==> flow/design.v <==
module router_top (
    input clock,
    input resetn,
    input packet_valid,
    input [7:0] data_in,
    input read_enb_0, read_enb_1, read_enb_2,
    output [7:0] data_out_0, data_out_1, data_out_2,
    output vld_out_0, vld_out_1, vld_out_2,
    output err,
    output busy
);
    wire [7:0] dout;
    wire [2:0] write_enb;
    wire [2:0] soft_reset;
    wire write_enb_reg;
    wire [2:0] read_enb;
    wire [2:0] empty;
    wire [2:0] full;
    wire lfd_state;
    wire detect_add;
    wire ld_state;
    wire laf_state;
    wire full_state;
    wire fifo_full;
    wire rst_int_reg;
    wire parity_done;
    wire low_packet_valid;
    assign read_enb = {read_enb_2, read_enb_1, read_enb_0};
    router_fsm FSM (.clock(clock), .resetn(resetn), .packet_valid(packet_valid), .data_in(data_in), .parity_done(parity_done), .soft_reset_0(soft_reset[0]), .soft_reset_1(soft_reset[1]), .soft_reset_2(soft_reset[2]), .fifo_full(fifo_full), .low_packet_valid(low_packet_valid), .fifo_empty_0(empty[0]), .fifo_empty_1(empty[1]), .fifo_empty_2(empty[2]), .detect_add(detect_add), .ld_state(ld_state), .laf_state(laf_state), .lfd_state(lfd_state), .full_state(full_state), .write_enb_reg(write_enb_reg), .rst_int_reg(rst_int_reg), .busy(busy));
    router_register REG (.clock(clock), .resetn(resetn), .packet_valid(packet_valid), .data_in(data_in), .fifo_full(fifo_full), .detect_add(detect_add), .ld_state(ld_state), .laf_state(laf_state), .full_state(full_state), .lfd_state(lfd_state), .rst_int_reg(rst_int_reg), .err(err), .parity_done(parity_done), .low_packet_valid(low_packet_valid), .dout(dout));
    router_sync SYNC (.clock(clock), .resetn(resetn), .data_in(data_in), .detect_add(detect_add), .write_enb_reg(write_enb_reg), .read_enb_0(read_enb_0), .read_enb_1(read_enb_1), .read_enb_2(read_enb_2), .write_enb(write_enb), .fifo_full(fifo_full), .full_0(full[0]), .full_1(full[1]), .full_2(full[2]), .empty_0(empty[0]), .empty_1(empty[1]), .empty_2(empty[2]), .soft_reset_0(soft_reset[0]), .soft_reset_1(soft_reset[1]), .soft_reset_2(soft_reset[2]), .vld_out_0(vld_out_0), .vld_out_1(vld_out_1), .vld_out_2(vld_out_2));
    router_fifo FIFO0 (.clock(clock), .resetn(resetn), .soft_reset(soft_reset[0]), .write_enb(write_enb[0]), .read_enb(read_enb[0]), .data_in({lfd_state, dout}), .lfd_state(lfd_state), .full(full[0]), .empty(empty[0]), .data_out(data_out_0));
    router_fifo FIFO1 (.clock(clock), .resetn(resetn), .soft_reset(soft_reset[1]), .write_enb(write_enb[1]), .read_enb(read_enb[1]), .data_in({lfd_state, dout}), .lfd_state(lfd_state), .full(full[1]), .empty(empty[1]), .data_out(data_out_1));
    router_fifo FIFO2 (.clock(clock), .resetn(resetn), .soft_reset(soft_reset[2]), .write_enb(write_enb[2]), .read_enb(read_enb[2]), .data_in({lfd_state, dout}), .lfd_state(lfd_state), .full(full[2]), .empty(empty[2]), .data_out(data_out_2));
endmodule
module router_fsm (
    input clock, resetn,
    input packet_valid,
    input [7:0] data_in,
    input fifo_full, fifo_empty_0, fifo_empty_1, fifo_empty_2,
    input soft_reset_0, soft_reset_1, soft_reset_2,
    input parity_done, low_packet_valid,
    output reg detect_add, ld_state, laf_state, lfd_state, full_state,
    output reg write_enb_reg, rst_int_reg, busy
);
    parameter DECODE_ADDRESS = 3'b000,
              LOAD_FIRST_DATA = 3'b001,
              LOAD_DATA = 3'b010,
              LOAD_PARITY = 3'b011,
              FIFO_FULL_STATE = 3'b100,
              LOAD_AFTER_FULL = 3'b101,
              DECODE_ADDRESS_WAIT = 3'b110,
              CHECK_PARITY_ERROR = 3'b111;
    reg [2:0] state, next_state;
    reg [1:0] addr;
    always @(posedge clock) begin
        if (~resetn)
            state <= DECODE_ADDRESS;
        else if ((soft_reset_0 && addr == 2'b00) ||
                 (soft_reset_1 && addr == 2'b01) ||
                 (soft_reset_2 && addr == 2'b10))
            state <= DECODE_ADDRESS;
        else
            state <= next_state;
    end
    always @(posedge clock) begin
        if (~resetn)
            addr <= 2'b00;
        else if (detect_add)
            addr <= data_in[1:0];
    end
    always @(*) begin
        next_state = state;
        case (state)
            DECODE_ADDRESS: begin
                if ((packet_valid && (data_in[1:0] == 2'b00) && fifo_empty_0) ||
                    (packet_valid && (data_in[1:0] == 2'b01) && fifo_empty_1) ||
                    (packet_valid && (data_in[1:0] == 2'b10) && fifo_empty_2))
                    next_state = LOAD_FIRST_DATA;
                else if ((packet_valid && (data_in[1:0] == 2'b00) && ~fifo_empty_0) ||
                         (packet_valid && (data_in[1:0] == 2'b01) && ~fifo_empty_1) ||
                         (packet_valid && (data_in[1:0] == 2'b10) && ~fifo_empty_2))
                    next_state = DECODE_ADDRESS_WAIT;
            end
            DECODE_ADDRESS_WAIT: begin
                if ((addr == 2'b00 && fifo_empty_0) ||
                    (addr == 2'b01 && fifo_empty_1) ||
                    (addr == 2'b10 && fifo_empty_2))
                    next_state = LOAD_FIRST_DATA;
            end
            LOAD_FIRST_DATA: begin
                if (fifo_full)
                    next_state = FIFO_FULL_STATE;
                else
                    next_state = LOAD_DATA;
            end
            LOAD_DATA: begin
                if (fifo_full)
                    next_state = FIFO_FULL_STATE;
                else if (~packet_valid)
                    next_state = LOAD_PARITY;
            end
            LOAD_PARITY: begin
                next_state = CHECK_PARITY_ERROR;
            end
            FIFO_FULL_STATE: begin
                if (~fifo_full)
                    next_state = LOAD_AFTER_FULL;
            end
            LOAD_AFTER_FULL: begin
                if (~parity_done && low_packet_valid)
                    next_state = LOAD_PARITY;
                else if (~parity_done && ~low_packet_valid)
                    next_state = LOAD_DATA;
                else if (parity_done)
                    next_state = DECODE_ADDRESS;
            end
            CHECK_PARITY_ERROR: begin
                if (~fifo_full)
                    next_state = DECODE_ADDRESS;
                else
                    next_state = FIFO_FULL_STATE;
            end
        endcase
    end
    always @(*) begin
        detect_add = 0;
        ld_state = 0;
        laf_state = 0;
        lfd_state = 0;
        full_state = 0;
        write_enb_reg = 0;
        rst_int_reg = 0;
        busy = 0;
        case (state)
            DECODE_ADDRESS: begin
                detect_add = 1;
            end
            DECODE_ADDRESS_WAIT: begin
                detect_add = 1;
            end
            LOAD_FIRST_DATA: begin
                lfd_state = 1;
                busy = 1;
            end
            LOAD_DATA: begin
                ld_state = 1;
                write_enb_reg = 1;
                busy = 1;
            end
            LOAD_PARITY: begin
                busy = 1;
            end
            FIFO_FULL_STATE: begin
                full_state = 1;
                busy = 1;
            end
            LOAD_AFTER_FULL: begin
                laf_state = 1;
                busy = 1;
            end
            CHECK_PARITY_ERROR: begin
                rst_int_reg = 1;
                busy = 1;
            end
        endcase
    end
endmodule
module router_register (
    input clock, resetn, packet_valid,
    input [7:0] data_in,
    input fifo_full, detect_add, ld_state, laf_state, full_state, lfd_state, rst_int_reg,
    output reg err, parity_done, low_packet_valid,
    output reg [7:0] dout
);
    reg [7:0] hold_header_byte, fifo_full_header_byte, internal_parity, packet_parity_byte;
    reg [7:0] fifo_full_data_reg;  
    reg [5:0] count;  
    always @(posedge clock) begin
        if (~resetn)
            hold_header_byte <= 8'b0;
        else if (detect_add && packet_valid)
            hold_header_byte <= data_in;
    end
    always @(posedge clock) begin
        if (~resetn)
            fifo_full_header_byte <= 8'b0;
        else if (detect_add && packet_valid)
            fifo_full_header_byte <= data_in;
    end
    always @(posedge clock) begin
        if (~resetn)
            fifo_full_data_reg <= 8'b0;
        else if (ld_state && fifo_full)
            fifo_full_data_reg <= data_in;
    end
    always @(*) begin
        if (lfd_state)
            dout = hold_header_byte;
        else if (ld_state && ~fifo_full)
            dout = data_in;
        else if (ld_state && fifo_full)
            dout = fifo_full_data_reg;
        else if (laf_state)
            dout = fifo_full_header_byte;
        else
            dout = 8'b0;
    end
    always @(posedge clock) begin
        if (~resetn)
            internal_parity <= 8'b0;
        else if (detect_add)
            internal_parity <= 8'b0;
        else if (lfd_state && packet_valid)
            internal_parity <= internal_parity ^ hold_header_byte;
        else if (ld_state && packet_valid && ~full_state)
            internal_parity <= internal_parity ^ data_in;
    end
    always @(posedge clock) begin
        if (~resetn)
            packet_parity_byte <= 8'b0;
        else if (detect_add && packet_valid)
            packet_parity_byte <= 8'b0;
        else if ((ld_state && ~packet_valid) || (laf_state && ~packet_valid && ~parity_done))
            packet_parity_byte <= data_in;
    end
    always @(posedge clock) begin
        if (~resetn)
            count <= 6'b0;
        else if (detect_add)
            count <= data_in[7:2];  
        else if (ld_state && packet_valid)
            count <= count - 1;
    end
    always @(posedge clock) begin
        if (~resetn)
            low_packet_valid <= 0;
        else
            low_packet_valid <= ~packet_valid;
    end
    always @(posedge clock) begin
        if (~resetn)
            parity_done <= 0;
        else if (detect_add)
            parity_done <= 0;
        else if ((count == 0) && (ld_state || laf_state) && (~packet_valid))
            parity_done <= 1;
    end
    always @(posedge clock) begin
        if (~resetn)
            err <= 0;
        else if (rst_int_reg)
            err <= 0;
        else if (parity_done)
            err <= (internal_parity != packet_parity_byte);
    end
endmodule
module router_sync (
    input clock, resetn,
    input [7:0] data_in,
    input detect_add, write_enb_reg,
    input read_enb_0, read_enb_1, read_enb_2,
    input empty_0, empty_1, empty_2,
    input full_0, full_1, full_2,
    output reg [2:0] write_enb,
    output reg fifo_full,
    output reg vld_out_0, vld_out_1, vld_out_2,
    output reg soft_reset_0, soft_reset_1, soft_reset_2
);
    reg [1:0] internal_addr;
    reg [4:0] timer_0, timer_1, timer_2;  
    always @(posedge clock) begin
        if (~resetn)
            internal_addr <= 2'b0;
        else if (detect_add)
            internal_addr <= data_in[1:0];
    end
    always @(*) begin
        case (internal_addr)
            2'b00: write_enb = {2'b0, write_enb_reg};
            2'b01: write_enb = {1'b0, write_enb_reg, 1'b0};
            2'b10: write_enb = {write_enb_reg, 2'b0};
            default: write_enb = 3'b0;
        endcase
    end
    always @(*) begin
        case (internal_addr)
            2'b00: fifo_full = full_0;
            2'b01: fifo_full = full_1;
            2'b10: fifo_full = full_2;
            default: fifo_full = 0;
        endcase
    end
    always @(posedge clock) begin
        if (~resetn) begin
            vld_out_0 <= 0;
            timer_0 <= 0;
            soft_reset_0 <= 0;
        end else begin
            if (~empty_0)
                vld_out_0 <= 1;
            else
                vld_out_0 <= 0;
            if (vld_out_0 && ~read_enb_0)
                timer_0 <= timer_0 + 1;
            else
                timer_0 <= 0;
            if (timer_0 == 29) begin
                soft_reset_0 <= 1;
                vld_out_0 <= 0;
                timer_0 <= 0;
            end else
                soft_reset_0 <= 0;
        end
    end
    always @(posedge clock) begin
        if (~resetn) begin
            vld_out_1 <= 0;
            timer_1 <= 0;
            soft_reset_1 <= 0;
        end else begin
            if (~empty_1)
                vld_out_1 <= 1;
            else
                vld_out_1 <= 0;
            if (vld_out_1 && ~read_enb_1)
                timer_1 <= timer_1 + 1;
            else
                timer_1 <= 0;
            if (timer_1 == 29) begin
                soft_reset_1 <= 1;
                vld_out_1 <= 0;
                timer_1 <= 0;
            end else
                soft_reset_1 <= 0;
        end
    end
    always @(posedge clock) begin
        if (~resetn) begin
            vld_out_2 <= 0;
            timer_2 <= 0;
            soft_reset_2 <= 0;
        end else begin
            if (~empty_2)
                vld_out_2 <= 1;
            else
                vld_out_2 <= 0;
            if (vld_out_2 && ~read_enb_2)
                timer_2 <= timer_2 + 1;
            else
                timer_2 <= 0;
            if (timer_2 == 29) begin
                soft_reset_2 <= 1;
                vld_out_2 <= 0;
                timer_2 <= 0;
            end else
                soft_reset_2 <= 0;
        end
    end
endmodule
module router_fifo (
    input clock, resetn, soft_reset,
    input write_enb, read_enb, lfd_state,
    input [8:0] data_in,  
    output reg [7:0] data_out,  
    output reg full, empty
);
    reg [8:0] mem [15:0];  
    reg [3:0] wr_ptr, rd_ptr;  
    reg [4:0] count;  
    always @(posedge clock) begin
        if (~resetn || soft_reset)
            wr_ptr <= 0;
        else if (write_enb && ~full)
            wr_ptr <= wr_ptr + 1;
    end
    always @(posedge clock) begin
        if (~resetn || soft_reset)
            rd_ptr <= 0;
        else if (read_enb && ~empty)
            rd_ptr <= rd_ptr + 1;
    end
    always @(posedge clock) begin
        if (~resetn || soft_reset)
            count <= 0;
        else begin
            case ({write_enb & ~full, read_enb & ~empty})
                2'b10: count <= count + 1;
                2'b01: count <= count - 1;
                default: count <= count;
            endcase
        end
    end
    always @(*) begin
        full = (count == 16);
        empty = (count == 0);
    end
    always @(posedge clock) begin
        if (write_enb && ~full)
            mem[wr_ptr] <= data_in;
    end
    always @(posedge clock) begin
        if (~resetn)
            data_out <= 8'b0;
        else if (soft_reset)
            data_out <= 8'b0;
        else if (read_enb && ~empty)
            data_out <= mem[rd_ptr][7:0];
        else if (empty)
            data_out <= 8'b0;
    end
endmodule
# Reports on router_top
# The steps from the RTL of router_top to its reports follow in flow order.
# Lines are those of the file above, counted from 1.
# Operators carry their Yosys type and port widths (W data, S select, Z words).
# A cell with n/a has no value.
# setup
top_module	router_top
clock_port	clock
library	sky130hd
pvt_corner	tt_025C_1v80

# Word level
# Yosys after proc, flatten, opt, wreduce and memory -nomap, before mapping. Print and check cells are not counted. Equal cells are merged and count once.
# Memory sizes are those after Yosys's memory passes, which may raise the word count (mostly to a power of two), join words into wider ones and drop unused or constant bits.
# classes
n_eq	29
mux	54
bitwise	26
n_reduce_logical	79
add_sub_neg	16
# op_table
op	count
$mux W8	12
$mux W3	13
$logic_and A1 B1 Y1	37
$mux W4	9
$add A5 B1 Y5 const B	6
$eq A5 B5 Y1 const B	6
$pmux W5 S2	3
$mux W9	3
$add A4 B1 Y4 const B	6
$pmux W3 S8	1
$reduce_or A2 Y1	10
$not A1 Y1	18
$reduce_bool A2 Y1	8
$xor A8 B8 Y8	2
$sub A5 B1 Y5 const B	3
$logic_not A5 Y1	3
$logic_or A1 B1 Y1	13
$eq A3 B3 Y1 const B	4
$mux W6	2
$eq A2 B1 Y1 const B	5
$eq A2 B2 Y1 const B	5
$reduce_or A3 Y1	3
$pmux W3 S3	1
$mux W1	9
$ne A8 B8 Y1	1
$and A1 B1 Y1	6
$eq A3 B2 Y1 const B	2
$sub A6 B1 Y6 const B	1
# Not listed: further kinds 11, cells in them 12.
# word_totals
ramBits	432
in_bits	14
elab_cells	239
n_memories	4
reg_bits	130
clocked_rd_ports_x_width	35
romBits	64
# memory_table
name	words	word_bits	rd	write_ports	line_no	rtl
FIFO0.mem	16	9	1	1	368	reg [8:0] mem [15:0];
FIFO1.mem	16	9	1	1	368
FIFO2.mem	16	9	1	1	368
(no name shown)	8	8	1	0	135	case (state)

# Depth
# Yosys ltp: most cells in a row. Word level: on the elaborated netlist, between registers, memories and ports. Mapped: between sequential cells and ports; inverters and the memories' decode and read muxes count.
# depth
depth_word	10
ABC_AREA	0
mapped_depth	14
depth_no_buf	13

# Mapped cells and area
# Yosys stat after the flow's synthesis: flattened, memories mapped to cells. It holds for the ABC_AREA given above (unset counts as 0); a run with the other value may have another netlist.
# The area totals of this step are shown rounded.
# mapped
cell_count	1322
buffers	67
flip_flops	533
synth_area_um2	21000
# types
cell	count	type_area_um2
sky130_fd_sc_hd__edfxtp_1	384	1.15E+04
sky130_fd_sc_hd__dfxtp_1	149	2.98E+03
sky130_fd_sc_hd__mux4_2	120	2.7E+03
sky130_fd_sc_hd__nor2_1	172	645.619
sky130_fd_sc_hd__mux2i_1	49	490.47
sky130_fd_sc_hd__ha_1	34	425.408
sky130_fd_sc_hd__xor2_1	37	324.061
sky130_fd_sc_hd__a21oi_1	47	235.226
sky130_fd_sc_hd__nand2_1	54	202.694
sky130_fd_sc_hd__xnor2_1	23	201.443
sky130_fd_sc_hd__clkbuf_1	45	168.912
sky130_fd_sc_hd__nand3_1	27	135.13
sky130_fd_sc_hd__inv_1	28	105.101
sky130_fd_sc_hd__nand2b_1	15	93.84
sky130_fd_sc_hd__nor3_1	16	80.077
sky130_fd_sc_hd__o21ai_0	14	70.067
sky130_fd_sc_hd__nand4_1	11	68.816
sky130_fd_sc_hd__a21o_1	8	60.058
# Other cell types: 36; their cells: 89.
# The figures by module come from a second, unflattened synthesis with its own total; it is not the netlist above.
# hier_totals
hier_cells	1401
area_unflattened_um2	22000
# Rows give one instance, submodules left out.
# modules
mod	mod_area_um2	instances	cells	mod_seq_area_um2
router_fifo	6200	3	336	4300
router_register	2000	1	228	820
router_sync	890	1	88	460
router_fsm	770	1	77	240
router_top	0.0	1	0	0.0

# Path before layout
# Path of least setup slack by OpenSTA after synthesis, without wires, with an ideal clock, recovery checks aside; 20% of the period is set as input and as output delay. Where synthesis merged equal registers, the netlist keeps one of their names.
# synth_path
path_kind	register -> register
from	reg FIFO1.count[0]
to	mem FIFO0.mem[0][5]
arrival_time_ps	3422
delay_ps	4000
required_time_ps	4422
path_stages	8
period_ps	5000
slack_ps	1001
period_less_setup_slack_ps	3999
# "delay_ps" is the arrival time less input delay plus setup time.
# "path_stages": output pins that drive a net of the path, with the launching flip-flop's if there is one; two outputs of one cell count as two.
# "period_less_setup_slack_ps" is the clock period less the worst setup slack; recovery checks do not enter. This is arithmetic on one report: input and output delays are still those of the set period (20% each).
# Between the ends stands the longest chain of elaborated cells between them, by number of cells; it is not shown to be the way that was timed. Of several equally long chains one is given.
# A line is the first line of the expression or statement that the cell stems from. Yosys adds cells for indexed reads and writes and turns some case tables into memories.
# A register here has more assigning lines than the two given.
# synth_via
path_cell_list	sky130_fd_sc_hd__dfxtp_1 sky130_fd_sc_hd__nor4_2 sky130_fd_sc_hd__a32oi_1 sky130_fd_sc_hd__nand2_1 sky130_fd_sc_hd__buf_6 sky130_fd_sc_hd__buf_2 sky130_fd_sc_hd__mux2i_1 sky130_fd_sc_hd__o21ai_0
elab_chain_len	7
cells_between	9
cone_classes	eq/ne (1); mux (5); logic (1); reduce/logical (2)
# synth_lines
item	line_no	rtl
start: declaration	370	reg [4:0] count;
start: assignment	388	2'b10: count <= count + 1;
start: assignment	389	2'b01: count <= count - 1;
$eq A5 B5 Y1	395	full = (count == 16);
$pmux W1 S3	287	case (internal_addr)
$logic_and A1 B1 Y1	202	else if (ld_state && fifo_full)
$mux W8	202
$mux W8	200	else if (ld_state && ~fifo_full)
$mux W8	198	if (lfd_state)
$mux W9	399	if (write_enb && ~full)
end: declaration	368	reg [8:0] mem [15:0];

# Worst path after layout
# From the final timing report of job 1: the path of least setup slack in the routed layout; clock arrival at registers is part of the times.
# The report prints the path's times to 10 ps; the period is as set.
# layout_path
path_kind	register -> register
from	reg FIFO0.count[3]
to	reg FIFO0.count[4]
period_ps	2150
slack_ps	-350
required_time_ps	2680
arrival_time_ps	3030
path_stages	12
# Between the ends stands the longest chain of elaborated cells between them, by number of cells; it is not shown to be the way that was timed. Of several equally long chains one is given.
# A register here has more assigning lines than the two given.
# layout_via
path_cell_list	sky130_fd_sc_hd__dfxtp_4 sky130_fd_sc_hd__or4_4 sky130_fd_sc_hd__nor2_4 sky130_fd_sc_hd__nor2b_4 sky130_fd_sc_hd__ha_4 sky130_fd_sc_hd__buf_12 sky130_fd_sc_hd__ha_4 sky130_fd_sc_hd__a21o_1 sky130_fd_sc_hd__a21oi_2 sky130_fd_sc_hd__xnor2_1 sky130_fd_sc_hd__or3_1 sky130_fd_sc_hd__a21oi_2
elab_chain_len	5
cells_between	12
cone_classes	add/sub (2); eq/ne (3); mux (1); logic (4); reduce/logical (2)
# layout_lines
item	line_no	rtl
start: declaration	370	reg [4:0] count;
start: assignment	388	2'b10: count <= count + 1;
start: assignment	389	2'b01: count <= count - 1;
$logic_not A5 Y1	396	empty = (count == 0);
$not A1 Y1	387	case ({write_enb & ~full, read_enb & ~empty})
$and A1 B1 Y1	387
$eq A2 B1 Y1	387
$pmux W5 S2	387
end: assignment	388
end: assignment	389
end: declaration	370

Data sheet: physical implementation of router_top

Flow measurements of router_top on sky130hd: 3 stored runs with different settings, listed in no order. Input and output delays are each 20% of the period that was set; the output load is 0.01 pF.
By "timing.worst_path_ps" is meant the share of the clock period that the worst setup path is allowed (20% is reserved at inputs, 20% at outputs), minus its slack. Clock arrival times at its registers enter into it.
"timing.worst_path_ps" is known to 10 ps.
Measured values are rounded.

Job 1, flow files:
==> flow/run.sh <==
#!/bin/bash
# the make line also repeats the synthesis and layout settings of config.mk as NAME=value (left out here)
make -C /OpenROAD-flow-scripts/flow DESIGN_CONFIG=/design/flow/config.mk WORK_HOME=/design/flow/orfs CLKGATE_MAP_FILE= finish
==> flow/config.mk <==
export PLATFORM = sky130hd
export DESIGN_NAME = router_top
export DESIGN_NICKNAME = router_top
export VERILOG_FILES = /design/flow/design.v
export SDC_FILE = /design/flow/constraint.sdc
export NUM_CORES = 4
export LEC_CHECK = 0
export CAP_MARGIN = 20
export CORE_MARGIN = 2
export CORE_UTILIZATION = 40
export SLEW_MARGIN = 20
==> flow/constraint.sdc <==
create_clock -name core_clock -period 2.15 [get_ports {clock}]
set_input_delay 0.4300 -clock core_clock [delete_from_list [all_inputs] [get_ports {clock}]]
set_output_delay 0.4300 -clock core_clock [all_outputs]
set_load 0.01 [all_outputs]

==> results of job 1, as CSV <==
result,value
utilization_pct,50
die_area_um2,55000
timing.worst_path_ps,2500
path_kind,"register -> register"
finalCellArea_um2,26000
hold_worst_slack_ps,430
setup_worst_slack_ps,-350
setup_tns_ps,-29000
synthArea_um2,21000

Job 2, flow files:
==> flow/run.sh <==
#!/bin/bash
# the make line also repeats the synthesis and layout settings of config.mk as NAME=value (left out here)
make -C /OpenROAD-flow-scripts/flow DESIGN_CONFIG=/design/flow/config.mk WORK_HOME=/design/flow/orfs CLKGATE_MAP_FILE= finish
==> flow/config.mk <==
export PLATFORM = sky130hd
export DESIGN_NAME = router_top
export DESIGN_NICKNAME = router_top
export VERILOG_FILES = /design/flow/design.v
export SDC_FILE = /design/flow/constraint.sdc
export NUM_CORES = 4
export LEC_CHECK = 0
export CAP_MARGIN = 40
export CELL_PAD_IN_SITES_DETAIL_PLACEMENT = 2
export CELL_PAD_IN_SITES_GLOBAL_PLACEMENT = 3
export CORE_MARGIN = 2
export CORE_UTILIZATION = 56
export CTS_CLUSTER_DIAMETER = 213
export CTS_CLUSTER_SIZE = 44
export GPL_TIMING_DRIVEN = 0
export HOLD_SLACK_MARGIN = -0.05
export MIN_ROUTING_LAYER = met2
export PLACE_DENSITY = 0.38
export SETUP_SLACK_MARGIN = -0.29
export SLEW_MARGIN = 20
export TNS_END_PERCENT = 95
==> flow/constraint.sdc <==
create_clock -name core_clock -period 3.25 [get_ports {clock}]
set_input_delay 0.6500 -clock core_clock [delete_from_list [all_inputs] [get_ports {clock}]]
set_output_delay 0.6500 -clock core_clock [all_outputs]
set_load 0.01 [all_outputs]

==> results of job 2, as CSV <==
result,value
utilization_pct,63
die_area_um2,40000
timing.worst_path_ps,3690
path_kind,"register -> register"
finalCellArea_um2,24000
hold_worst_slack_ps,310
setup_worst_slack_ps,-440
setup_tns_ps,-23000
synthArea_um2,21000

Job 3, flow files:
==> flow/run.sh <==
#!/bin/bash
# the make line also repeats the synthesis and layout settings of config.mk as NAME=value (left out here)
make -C /OpenROAD-flow-scripts/flow DESIGN_CONFIG=/design/flow/config.mk WORK_HOME=/design/flow/orfs CLKGATE_MAP_FILE= finish
==> flow/config.mk <==
export PLATFORM = sky130hd
export DESIGN_NAME = router_top
export DESIGN_NICKNAME = router_top
export VERILOG_FILES = /design/flow/design.v
export SDC_FILE = /design/flow/constraint.sdc
export NUM_CORES = 4
export LEC_CHECK = 0
export CAP_MARGIN = 20
export CORE_ASPECT_RATIO = 0.8
export CORE_MARGIN = 2
export CORE_UTILIZATION = 41
export GPL_TIMING_DRIVEN = 0
export PLACE_DENSITY_LB_ADDON = 0.24
export SETUP_SLACK_MARGIN = 0.01
export SLEW_MARGIN = 20
export TNS_END_PERCENT = 35
==> flow/constraint.sdc <==
create_clock -name core_clock -period 4.48 [get_ports {clock}]
set_input_delay 0.8960 -clock core_clock [delete_from_list [all_inputs] [get_ports {clock}]]
set_output_delay 0.8960 -clock core_clock [all_outputs]
set_load 0.01 [all_outputs]

==> results of job 3, as CSV <==
result,value
utilization_pct,48
die_area_um2,54000
timing.worst_path_ps,3550
path_kind,"register -> register"
finalCellArea_um2,25000
hold_worst_slack_ps,430
setup_worst_slack_ps,930
setup_tns_ps,0
synthArea_um2,21000
